==> flow/design.v <==
`timescale 1ns / 1ps
module key_debounce #(  
   parameter	DELAY_TIME = 250_000  
)(
		input wire	clk,		
		input wire  rstn,
		input wire	key_in,		
		output reg 	press_on			
);
reg		key_in_r0;		
reg		key_in_r1;		
reg 		key_in_nedge;		
reg	[$clog2(DELAY_TIME)-1:0]delay_cnt;		
reg		delay_flag;		 
always @(posedge clk or negedge rstn)
begin
    if(rstn == 1'b0) begin
        key_in_r0 <= 1'b0	;	
        key_in_r1 <= 1'b0	;	
    end
    else begin
       key_in_r0 <= key_in;
	   key_in_r1 <= key_in_r0;
    end
end
always @(posedge clk or negedge rstn)
begin
    if(rstn == 1'b0) begin
        key_in_nedge <= 1'b0;               
    end
    else begin
        key_in_nedge <= ~key_in_r0 & key_in_r1;
    end 
end
always @(posedge clk or negedge rstn)
begin
    if(rstn == 1'b0) begin
        delay_cnt  <= 'd0;	
    end
    else begin
        if((delay_flag == 1) && (delay_cnt == DELAY_TIME - 1))
				delay_cnt <= 0;
        else if ((delay_flag == 1) && (delay_cnt < DELAY_TIME - 1))
            delay_cnt <= delay_cnt + 1;
        else  
				delay_cnt <= 0;
    end
end
always @(posedge clk or negedge rstn)
begin
    if(rstn == 1'b0) begin
	 delay_flag <= 1'b0;		 
    end
    else begin
        if(key_in_nedge) begin	 
				delay_flag <= 1'b1;	 
        end
        else if (delay_cnt == DELAY_TIME - 1) begin
            delay_flag <= 1'b0;
        end
        else
            delay_flag <= delay_flag;
    end
end
always @(posedge clk or negedge rstn)
begin
    if(rstn == 1'b0) begin
        press_on <= 1'b0;
    end
    else begin
        if((delay_cnt == DELAY_TIME - 1) && (delay_flag == 1'b1)) begin		 
		    press_on <= 1'b1;
        end
        else begin
            press_on <= 1'b0;
        end
    end
end
endmodule
`timescale 1ns / 1ps
module Display(
    input	wire	clk,   
    input   wire  rstn,
    input	wire	[3:0]  sw_in,  
    input   wire  [2:0]  press_on,
    output	wire	[1:0]  reg_ab, 
    output  wire  [7:0]  led_time,
    output	wire 	[3:0]  seg_data_1, 
	 output	wire 	[3:0]  seg_data_2 
    );
localparam COUNT_1S = 12048;  
localparam Quarter_Time = 60; 	 
localparam Quarter_Time_rest = 10;	 
wire clk1h;
reg [13:0] counter ; 
reg [13:0] Qcounter ;
reg [6:0] scorer_A ; 
reg [6:0] scorer_B ; 
reg [6:0] Quarter_Time_Down ;	 
reg [2:0] Quarter_Time_rest_Down ;  
reg [4:0] AttackT_A ; 
reg [4:0] AttackT_B; 
reg [1:0] reg_ab_reg;
reg [7:0] led_time_reg ;
reg [3:0] seg_data_1_reg;
reg [3:0] seg_data_2_reg;
reg [1:0] DownCNT;	 
reg [6:0] countA_1;	 
reg [6:0] countA_2;	 
reg [6:0] countA_3;	 
reg [6:0] countB_1;	 
reg [6:0] countB_2;	 
reg [6:0] countB_3;	 
always @(posedge clk or negedge rstn)
begin
    if(rstn == 1'b0) begin	 
       led_time_reg <= 8'b0000_0000; 
       Qcounter <= 'd0; 
	    Quarter_Time_Down <= Quarter_Time;	
		 Quarter_Time_rest_Down <= Quarter_Time_rest;
	    DownCNT <= 'd0;
    end
    else begin
        if(Qcounter == COUNT_1S - 1) begin  
            Qcounter <= 'd0;
				if(Quarter_Time_Down == 0) begin        
						if(DownCNT == 2'd3) begin
						   DownCNT <= 2'd3;
							Quarter_Time_Down <=  0;
							Quarter_Time_rest_Down <= 0;
							led_time_reg <= {led_time_reg[5:0],1'b1,1'b1}; 
						end
						else begin
							if(Quarter_Time_rest_Down == 0)begin
								DownCNT <= DownCNT + 1'b1;
								Quarter_Time_Down <=  Quarter_Time;
								Quarter_Time_rest_Down <= Quarter_Time_rest;
								led_time_reg <= {led_time_reg[5:0],1'b1,1'b1}; 
							end
							else begin
								Quarter_Time_rest_Down <= Quarter_Time_rest_Down -1'b1;
							end
						end
				 end
				 else begin
					 Quarter_Time_Down <= Quarter_Time_Down - 1'b1;
				 end
        end
        else begin
           Qcounter <= Qcounter + 1; 
        end 
    end
end 
always @(posedge clk or negedge rstn)
begin
    if(rstn == 1'b0) begin
        scorer_A <= 'd0; 
        scorer_B <= 'd0; 
		  countA_1 <= 'd0;countA_2 <= 'd0;countA_3 <= 'd0;
		  countB_1 <= 'd0;countB_2 <= 'd0;countB_3 <= 'd0;
	 end
    else begin
        case(sw_in[3:1])
            3'b011:begin  
              case(press_on)  
                3'b001: begin
                    scorer_A <= scorer_A + 1;
						  countA_1 <= countA_1 + 1;
                end 
                3'b010: begin
                    scorer_A <= scorer_A + 2;
						  countA_2 <= countA_2 + 1;
                end 
                3'b100: begin
                    scorer_A <= scorer_A + 3;
						  countA_3 <= countA_3 + 1;
					 end
                default:begin
                    scorer_A <= scorer_A; 
                end
              endcase  
            end
            3'b111:begin  
               case(press_on)
                3'b001: begin
                    scorer_B <= scorer_B + 1;
						  countB_1 <= countB_1 + 1;
                end 
                3'b010: begin
                    scorer_B <= scorer_B + 2;
						  countB_2 <= countB_2 + 1;
                end 
                3'b100: begin
                    scorer_B <= scorer_B + 3;
						  countB_3 <= countB_3 + 1;
                end
                default:begin
                    scorer_B <= scorer_B; 
                end
              endcase     
            end			 
            default:begin
                scorer_A <= scorer_A; 
                scorer_B <= scorer_B; 
            end
        endcase
    end
end
always @(posedge clk or negedge rstn)
begin
    if(rstn == 1'b0) begin
        AttackT_A <= 5'd24;
        AttackT_B <= 5'd24;
        counter <=  'd0;
    end
    else begin
        case(sw_in[3:1])
		3'b000:begin    
              if(sw_in[0] == 1'b1) begin 
                    if(counter == COUNT_1S - 1) begin  
                            counter <= 'd0;
									 if(AttackT_A == 0) begin  
                                AttackT_A <= 0 ;
                            end
                            else begin
                               AttackT_A <= AttackT_A - 1'b1;
                            end
                    end
                    else begin
                       counter <= counter + 1;
                    end
             end
             else begin   
                counter <= counter;
             end   
		end
		3'b001:begin  
              if(sw_in[0] == 1'b1) begin  
                    if(counter == COUNT_1S - 1) begin  
                            counter <= 'd0;
                            if(AttackT_B == 0) begin 
                                AttackT_B <= 0 ;
                            end
                            else begin
                               AttackT_B <= AttackT_B - 1'b1;
                            end
                    end
                    else begin
                       counter <= counter + 1;
                    end
             end
             else begin   
                counter <= counter;
             end
		end
		3'b011:begin  
           counter <=  counter;
           AttackT_A <= AttackT_A;
		     AttackT_B <= AttackT_B;
		end
		3'b111:begin  
		     counter <=  counter;
           AttackT_A <= AttackT_A;
		     AttackT_B <= AttackT_B;
		end	
		default:begin
            counter <=  'd0;
            AttackT_A <= 5'd24;
		      AttackT_B <= 5'd24;
	    end
	   endcase
    end
end
always @(posedge clk or negedge rstn)
begin
    if(rstn == 1'b0) begin
		  seg_data_1_reg <= 4'd16; 
        seg_data_2_reg <= 4'd16;
		  reg_ab_reg <= 2'b11;
    end
    else begin
        case(sw_in[3:1])
		3'b000:begin    
            seg_data_2_reg <= AttackT_A%10; 
            seg_data_1_reg <= AttackT_A/10; 
			reg_ab_reg <= 2'b10;
		end
		3'b001:begin  
            seg_data_2_reg <= AttackT_B%10;
            seg_data_1_reg <= AttackT_B/10;
			reg_ab_reg <= 2'b01;
		end
		3'b011:begin  
            seg_data_2_reg <= scorer_A%10;
            seg_data_1_reg <= scorer_A/10;
			reg_ab_reg <= 2'b10;
		end
		3'b111:begin  
				seg_data_2_reg <= scorer_B%10;
				seg_data_1_reg <= scorer_B/10;
		   reg_ab_reg <= 2'b01;
		end			 
		3'b110:begin   
				if(Quarter_Time_Down == 0)begin
					seg_data_2_reg <= Quarter_Time_rest_Down%10;
					seg_data_1_reg <= Quarter_Time_rest_Down/10;end
				else begin
					seg_data_2_reg <= Quarter_Time_Down%10;
					seg_data_1_reg <= Quarter_Time_Down/10;end
		    reg_ab_reg <= 2'b00;
		end
		3'b100:begin   
            if(scorer_A > scorer_B) begin
					seg_data_2_reg <= 4'd10;   
					seg_data_1_reg <= scorer_A-scorer_B;   
					reg_ab_reg <= 2'b10;
			   end
				else if(scorer_A < scorer_B) begin
					seg_data_2_reg <= 4'd11;   
					seg_data_1_reg <= scorer_B-scorer_A;   
					reg_ab_reg <= 2'b01;
			   end 
				else begin	 
					seg_data_2_reg <= 4'd00;  
					seg_data_1_reg <= 4'd00;   
					reg_ab_reg <= 2'b00;
				end
		end
	   3'b010:begin
		case(press_on)	 
				3'b001:begin
					seg_data_2_reg <= countA_1%10;
					seg_data_1_reg <= countA_1/10;end
				3'b010:begin
					seg_data_2_reg <= countA_2%10;
					seg_data_1_reg <= countA_2/10;end
				3'b100:begin
					seg_data_2_reg <= countA_3%10;
					seg_data_1_reg <= countA_3/10;end
				endcase
		end
		3'b101:begin
				case(press_on)
				3'b001:begin
					seg_data_2_reg <= countB_1%10;
					seg_data_1_reg <= countB_1/10;end
				3'b010:begin
					seg_data_2_reg <= countB_2%10;
					seg_data_1_reg <= countB_2/10;end
				3'b100:begin
					seg_data_2_reg <= countB_3%10;
					seg_data_1_reg <= countB_3/10;end
				endcase
		end
		default:begin  
			seg_data_2_reg <= 4'd16;
			seg_data_1_reg <= 4'd16;
			reg_ab_reg <= 2'b11;
	    end
	endcase
    end
end    
assign reg_ab = reg_ab_reg;  
assign led_time = led_time_reg;
assign seg_data_1 = seg_data_1_reg;
assign seg_data_2 = seg_data_2_reg;
endmodule
`timescale 1ns / 1ps
module segment(
    input  [3:0] seg_data_1,
    input  [3:0] seg_data_2,
    output [8:0] seg_led_1,
    output [8:0] seg_led_2
);
function [8:0] seg;
    input [3:0] d;
    begin
        case (d)
            4'd0:  seg = 9'h3f;
            4'd1:  seg = 9'h06;
            4'd2:  seg = 9'h5b;
            4'd3:  seg = 9'h4f;
            4'd4:  seg = 9'h66;
            4'd5:  seg = 9'h6d;
            4'd6:  seg = 9'h7d;
            4'd7:  seg = 9'h07;
            4'd8:  seg = 9'h7f;
            4'd9:  seg = 9'h6f;
            4'd10: seg = 9'h77;  
            4'd11: seg = 9'h7c;  
            4'd12: seg = 9'h39;
            4'd13: seg = 9'h5e;
            4'd14: seg = 9'h79;
            default: seg = 9'h71;
        endcase
    end
endfunction
assign seg_led_1 = seg(seg_data_1);
assign seg_led_2 = seg(seg_data_2);
endmodule
`timescale 1ns / 1ps
module BallCompetition(
    input	wire clk,					 
    input   wire rstn,					 
    input	wire	[3:0]  sw_in,  	 
    input   wire  [2:0]  key_in,		 
    output	wire	[1:0]  reg_ab,  	 
    output  wire  [7:0]  led_time,	 
    output  [8:0]  seg_led_1,			 
	 output  [8:0]  seg_led_2			 
);
	localparam DelayTime = 250;   
   wire [2:0]	press_on;				 
	wire [3:0] seg_data_1;				 
	wire [3:0] seg_data_2;				 
    key_debounce	 
    #(.DELAY_TIME  (DelayTime))  
    key0
    (
		.clk(clk),		            
      .rstn(rstn),
      .key_in(key_in[0]),		
      .press_on(press_on[0])	       
    );
    key_debounce
    #(.DELAY_TIME  (DelayTime))  
    key1
    (
      .clk(clk),		           
      .rstn(rstn),
      .key_in(key_in[1]),		
      .press_on(press_on[1])	       
    );
    key_debounce
    #(.DELAY_TIME  (DelayTime))  
    key2
    (
      .clk(clk),		            
      .rstn(rstn),
      .key_in(key_in[2]),		
      .press_on(press_on[2])	      
    ); 
    Display u_Display(
      .clk(clk),  
      .rstn(rstn),
      .sw_in(sw_in),  
      .press_on(press_on),
      .reg_ab(reg_ab), 
      .led_time(led_time),
      .seg_data_1(seg_data_1),  
      .seg_data_2(seg_data_2)      
    );
    segment u_segment(
   .seg_data_1  (seg_data_1),	
	.seg_data_2  (seg_data_2),		
	.seg_led_1   (seg_led_1),		
	.seg_led_2	 (seg_led_2)
    );
endmodule
Hand-over note for BallCompetition

======== Step by step through the tools: BallCompetition ========
Tool output for the design above before and after an edit, in the order of the flow.
"unedited" refers to lines of the RTL above, "edited" to lines of the edited file.
"change" is "edited" less "unedited", of the values as shown; "relative change" is that difference over "unedited", in percent.
Cell names lack the library's common part.
Not given: n/a
design
  top ..................................... BallCompetition
  clock ................................... clk
  library ................................. sky130hd
  timing corner ........................... tt_025C_1v80

======== Edit of the RTL ========
The edit as a unified diff against the file above.
The edit is scripted: it alters the design's behaviour and was not made to optimise anything.
begin of diff
@@ -16,12 +16,11 @@
 begin
     if(rstn == 1'b0) begin
-        key_in_r0 <= 1'b0	;	
         key_in_r1 <= 1'b0	;	
     end
     else begin
-       key_in_r0 <= key_in;
 	   key_in_r1 <= key_in_r0;
     end
 end
+always @(*) key_in_r0 = key_in;
 always @(posedge clk or negedge rstn)
 begin
end of diff

======== Elaborated design ========
Yosys after proc, flatten, opt, wreduce and memory -nomap, before mapping. Memory bits, and registers merged into a memory's read port (data or address), are not among the register bits. Print and check cells are not counted. Equal cells are merged and count once.
Memory sizes are those after Yosys's memory passes, which may raise the word count (mostly to a power of two), join words into wider ones and drop unused or constant bits.
bit counts
  what                             unedited  edited  change  relative change (%)
  memories                         2         2       0       0.00
  memory bits (read-only)          224       224     0       0.00
  word-level cells                 217       214     -3      -1.38
  register bits after elaboration  163       160     -3      -1.84
  bits of input ports              9         9       0       0.00
operators by class
  what                       unedited  edited  change  relative change (%)
  bitwise operators          9         9       0       0.00
  add/subtract/negate cells  24        24      0       0.00
  equal/unequal tests        24        24      0       0.00
  magnitude comparators      5         5       0       0.00
  reduce/logical cells       39        39      0       0.00
  muxes and demuxes          53        53      0       0.00
  divide/modulo/power cells  24        24      0       0.00
memories
  what                                          unedited                          edited
  shape (words x width / read and write ports)  16 x 7 bit 1R0W; 16 x 7 bit 1R0W  16 x 7 bit 1R0W; 16 x 7 bit 1R0W
Unchanged operator kinds not shown: 56.

======== Longest topological paths ========
Depth = most cells in a row (Yosys ltp): at word level without a register or memory, in the mapped netlist without a sequential cell, where the memories' decode and read muxes count.
depth
  what              unedited  edited  change  relative change (%)
  word-level depth  5         5       0       0.00
  ABC_AREA          0         0       n/a     n/a
  mapped depth      30        28      -2      -6.67

======== Mapped cells and area ========
Yosys stat after the flow's synthesis: flattened, memories mapped to cells. It holds for the ABC_AREA given above (unset counts as 0); a run with the other value may have another netlist.
cells by type
  cell type  unedited  edited  change  relative change (%)
  nand2_1    115       100     -15     -13.04
  buf_6      0         8       +8      n/a
  inv_1      59        66      +7      +11.86
  nor3_1     43        36      -7      -16.28
  and2_1     16        9       -7      -43.75
  nand4_1    27        21      -6      -22.22
  clkbuf_1   24        18      -6      -25.00
  o21ai_0    80        75      -5      -6.25
  nand2b_1   16        11      -5      -31.25
  a221oi_1   12        7       -5      -41.67
  a22o_1     8         3       -5      -62.50
  o31ai_1    8         13      +5      +62.50
  o2111ai_1  6         1       -5      -83.33
  o32ai_1    1         6       +5      +500.00
  or4_1      1         6       +5      +500.00
  a21oi_1    72        68      -4      -5.56
  a22oi_1    12        8       -4      -33.33
  buf_4      10        14      +4      +40.00
Unchanged cell types not shown: 28.
The list need not be complete.
mapped netlist
  what                   unedited  edited   change  relative change (%)
  flip-flops             159       156      -3      -1.89
  cells in the netlist   1266      1244     -22     -1.74
  buffers                54        61       +7      +12.96
  mapped area (µm²)      11013.1   11061.9  +48.8   +0.44
  sequential area (µm²)  3992.6    3917.5   -75.1   -1.88
The figures by module come from a second, unflattened synthesis with its own total; it is not the netlist above.
unflattened totals
  what                                           unedited  edited   change  relative change (%)
  cells (unflattened synthesis)                  1261      1258     -3      -0.24
  area total of the unflattened synthesis (µm²)  11165.7   11090.6  -75.1   -0.67
Each row is one instance without its submodules.
by module, unedited
  module                          times used  cells  area (µm²)
  Display                         1           1031   8877.3
  key_debounce #(DELAY_TIME=250)  3           53     584.3
  segment                         1           71     535.5
  BallCompetition                 1           0      0.0
by module, edited
  module                          times used  cells  area (µm²)
  Display                         1           1031   8877.3
  key_debounce #(DELAY_TIME=250)  3           52     559.3
  segment                         1           71     535.5
  BallCompetition                 1           0      0.0

======== Path before layout ========
Path of least setup slack by OpenSTA after synthesis, without wires, with an ideal clock, recovery checks aside; 20% of the period is set as input and as output delay. Where synthesis merged equal registers, the netlist keeps one of their names.
timing post-synthesis
  what                                 unedited                              edited                                change  relative change (%)
  path kind                            in2reg                                in2reg                                n/a     n/a
  start point                          input sw_in[3]                        input sw_in[3]                        n/a     n/a
  end point                            register u_Display.seg_data_1_reg[0]  register u_Display.seg_data_2_reg[2]  n/a     n/a
  input delay (ns)                     2.000                                 2.000                                 0.000   0.00
  data arrival time (ns)               6.707                                 6.381                                 -0.326  -4.86
  launch time at the first pin (ns)    2.000                                 2.000                                 0.000   0.00
  stages on the path                   30                                    25                                    -5      -16.67
  path delay (ns)                      4.789                                 4.477                                 -0.312  -6.51
  clock period (ns)                    10.0                                  10.0                                  0.0     0.00
  path slack (ns)                      3.211                                 3.524                                 +0.313  n/a
  setup time (ns)                      0.082                                 0.096                                 +0.014  n/a
  period reached after synthesis (ns)  6.789                                 6.476                                 -0.313  -4.61
"path delay" is the arrival time less input delay plus setup time.
"stages on the path": output pins that drive a net of the path, with the launching flip-flop's if there is one; two outputs of one cell count as two.
"period reached after synthesis" is the clock period less the worst setup slack; recovery checks do not enter. This is arithmetic on one report: input and output delays are still those of the set period (20% each).
The rows between start and end are the longest chain of elaborated cells between them; the timing report does not say that the signal goes this way. Where chains are equally long, one stands for them.
A line is the first line of the expression or statement that the cell stems from. Yosys adds cells for indexed reads and writes and turns some case tables into memories.
At most two assigning lines are given for a register; there are more.
on the way, post-synthesis, unedited
  cells stage by stage .................... buf_2 buf_2 buf_2 buf_2 buf_1 a21oi_1 a21oi_1 o21ai_0 o2111ai_1 a221o_1 inv_1 ha_1 inv_1 a21oi_1 o31ai_1 nor4_4 a211o_1 and2_1 nor2_1 nor2_1 nor2_1 nor2_1 a21oi_1 ha_1 nand2_1 or3_1 a211o_1 a31oi_1 mux2_2 a31oi_1
  length of the longest elaborated chain .. 3
  elaborated cells on any way between the ends .. 13
  classes of those cells .................. 9 x eq/ne; 1 x mux; 3 x reduce/logical
RTL lines, path post-synthesis, unedited
  what                            line  text
  start, declared                 405   input wire [3:0] sw_in,
  == test 3 bit                   282   case(sw_in[3:1])
  inequality test 4 x 1 -> 1 bit  n/a
  AND reduction 3 bit             n/a
  end, assigned                   285   seg_data_1_reg <= AttackT_A/10;
  end, assigned                   290   seg_data_1_reg <= AttackT_B/10;
  end, declared                   105   reg [3:0] seg_data_1_reg;
on the way, post-synthesis, edited
  cells stage by stage .................... buf_4 or3b_1 buf_2 o32ai_4 o311ai_1 o21a_1 o21ai_4 nand2_1 ha_1 nor2_1 o221ai_1 o31ai_1 nand2_1 inv_1 ha_1 inv_1 o211ai_1 a221o_1 a32o_1 a21oi_1 a311oi_1 o22ai_1 a31oi_1 mux2_1 o31ai_1
  length of the longest elaborated chain .. 3
  elaborated cells on any way between the ends .. 13
  classes of those cells .................. 9 x eq/ne; 1 x mux; 3 x reduce/logical
RTL lines, path post-synthesis, edited
  what                            line  text
  start, declared                 404   input wire [3:0] sw_in,
  == test 3 bit                   281   case(sw_in[3:1])
  inequality test 4 x 1 -> 1 bit  n/a
  AND reduction 3 bit             n/a
  end, assigned                   283   seg_data_2_reg <= AttackT_A%10;
  end, assigned                   288   seg_data_2_reg <= AttackT_B%10;
  end, declared                   105   reg [3:0] seg_data_2_reg;

======== Path in the finished layout ========
Path of least setup slack in the final report of each run of pair 1 (OpenROAD, finished layout, wires in). Where an end is a register, its clock arrival counts in the times.
timing after layout
  what                               unedited                              edited                                change  relative change (%)
  path kind                          in2reg                                in2reg                                n/a     n/a
  start point                        input sw_in[2]                        input sw_in[3]                        n/a     n/a
  end point                          register u_Display.seg_data_1_reg[0]  register u_Display.seg_data_2_reg[2]  n/a     n/a
  data arrival time (ns)             8.05                                  8.50                                  +0.45   +5.59
  path slack (ns)                    2.30                                  1.83                                  -0.47   n/a
  stages on the path                 25                                    24                                    -1      -4.00
  setup time (ns)                    0.07                                  0.09                                  +0.02   n/a
  input delay (ns)                   2.00                                  2.00                                  0.00    0.00
  launch time at the first pin (ns)  2.00                                  2.00                                  0.00    0.00
  clock period (ns)                  10.0                                  10.0                                  0.0     0.00
The rows between start and end are the longest chain of elaborated cells between them; the timing report does not say that the signal goes this way. Where chains are equally long, one stands for them.
At most two assigning lines are given for a register; there are more.
on the way, after layout, unedited
  cells stage by stage .................... clkdlybuf4s50_1 or3b_1 nor2_1 a22o_1 a221o_1 inv_1 ha_1 inv_1 a21oi_1 o31ai_1 nor4_4 a211o_1 and2_1 nor2_1 nor2_1 nor2_1 nor2_1 a21oi_1 ha_1 nand2_1 or3_1 a211o_1 a31oi_1 mux2_2 a31oi_1
  length of the longest elaborated chain .. 3
  elaborated cells on any way between the ends .. 13
  classes of those cells .................. 9 x eq/ne; 1 x mux; 3 x reduce/logical
RTL lines, path after layout, unedited
  what                            line  text
  start, declared                 405   input wire [3:0] sw_in,
  == test 3 bit                   282   case(sw_in[3:1])
  inequality test 4 x 1 -> 1 bit  n/a
  AND reduction 3 bit             n/a
  end, assigned                   285   seg_data_1_reg <= AttackT_A/10;
  end, assigned                   290   seg_data_1_reg <= AttackT_B/10;
  end, declared                   105   reg [3:0] seg_data_1_reg;
on the way, after layout, edited
  cells stage by stage .................... clkdlybuf4s50_1 nor3b_2 nand2_1 a211oi_1 nor3_1 o21ai_1 nand2_1 ha_1 nor2_1 o221ai_1 o31ai_1 nand2_1 inv_1 ha_1 inv_1 a22oi_1 a221o_1 a32o_1 a21oi_1 a311oi_1 o22ai_1 a31oi_1 mux2_1 o31ai_1
  length of the longest elaborated chain .. 3
  elaborated cells on any way between the ends .. 13
  classes of those cells .................. 9 x eq/ne; 1 x mux; 3 x reduce/logical
RTL lines, path after layout, edited
  what                            line  text
  start, declared                 404   input wire [3:0] sw_in,
  == test 3 bit                   281   case(sw_in[3:1])
  inequality test 4 x 1 -> 1 bit  n/a
  AND reduction 3 bit             n/a
  end, assigned                   283   seg_data_2_reg <= AttackT_A%10;
  end, assigned                   288   seg_data_2_reg <= AttackT_B%10;
  end, declared                   105   reg [3:0] seg_data_2_reg;

======== Flow runs ========
Both versions went through the flow (Yosys, OpenROAD) with the same settings in each pair. Constraints: input delay and output delay 20% of the set period each, output load 0.01 pF.
flow settings, pair 1
  CORE_UTILIZATION ........................ 40
  period_ns ............................... 10.0
  CAP_MARGIN .............................. 20
  CORE_MARGIN ............................. 2
  SLEW_MARGIN ............................. 20
final reports, pair 1
  what                                    unedited  edited   change  relative change (%)
  total power after layout (mW)           1.818     1.830    +0.012  +0.66
  final design utilization                0.45      0.451    +0.001  n/a
  worst hold slack after layout (ns)      0.379     0.431    +0.052  n/a
  achieved clock period (ns)              7.697     8.173    +0.476  +6.18
  die size (µm²)                          28876.2   29000.4  +124.2  +0.43
  std-cell area (final layout) (µm²)      12154.2   12186.7  +32.5   +0.27
  setup TNS (ns)                          0.000     0.000    0.000   n/a
  worst setup slack after layout (ns)     2.303     1.827    -0.476  n/a
  mapped cell area after synthesis (µm²)  11013.1   11061.9  +48.8   +0.44
flow settings, pair 2
  CORE_ASPECT_RATIO ....................... 0.6
  CORE_MARGIN ............................. 5
  CORE_UTILIZATION ........................ 50
  CTS_CLUSTER_DIAMETER .................... 20
  MAX_ROUTING_LAYER ....................... met5
  PLACE_DENSITY ........................... 0.76
  SETUP_SLACK_MARGIN ...................... 0.65
  SLEW_MARGIN ............................. 0
  period_ns ............................... 10.4
  CAP_MARGIN .............................. 20
final reports, pair 2
  what                                    unedited  edited   change  relative change (%)
  total power after layout (mW)           1.794     1.690    -0.104  -5.80
  final design utilization                0.555     0.547    -0.008  n/a
  worst hold slack after layout (ns)      0.382     0.432    +0.050  n/a
  achieved clock period (ns)              7.823     8.503    +0.680  +8.69
  die size (µm²)                          25191.9   25296.6  +104.7  +0.42
  std-cell area (final layout) (µm²)      12140.4   11994.0  -146.4  -1.21
  setup TNS (ns)                          0.000     0.000    0.000   n/a
  worst setup slack after layout (ns)     2.577     1.897    -0.680  n/a
  mapped cell area after synthesis (µm²)  11013.1   11061.9  +48.8   +0.44
"achieved clock period": clock period set for the run, less the worst setup slack. It is reckoned from that one timing run; input and output delays stay at 20% of the period that was set.
"total power after layout" rests on the timing tool's default activity at the inputs, not on a simulated workload.

End of note.
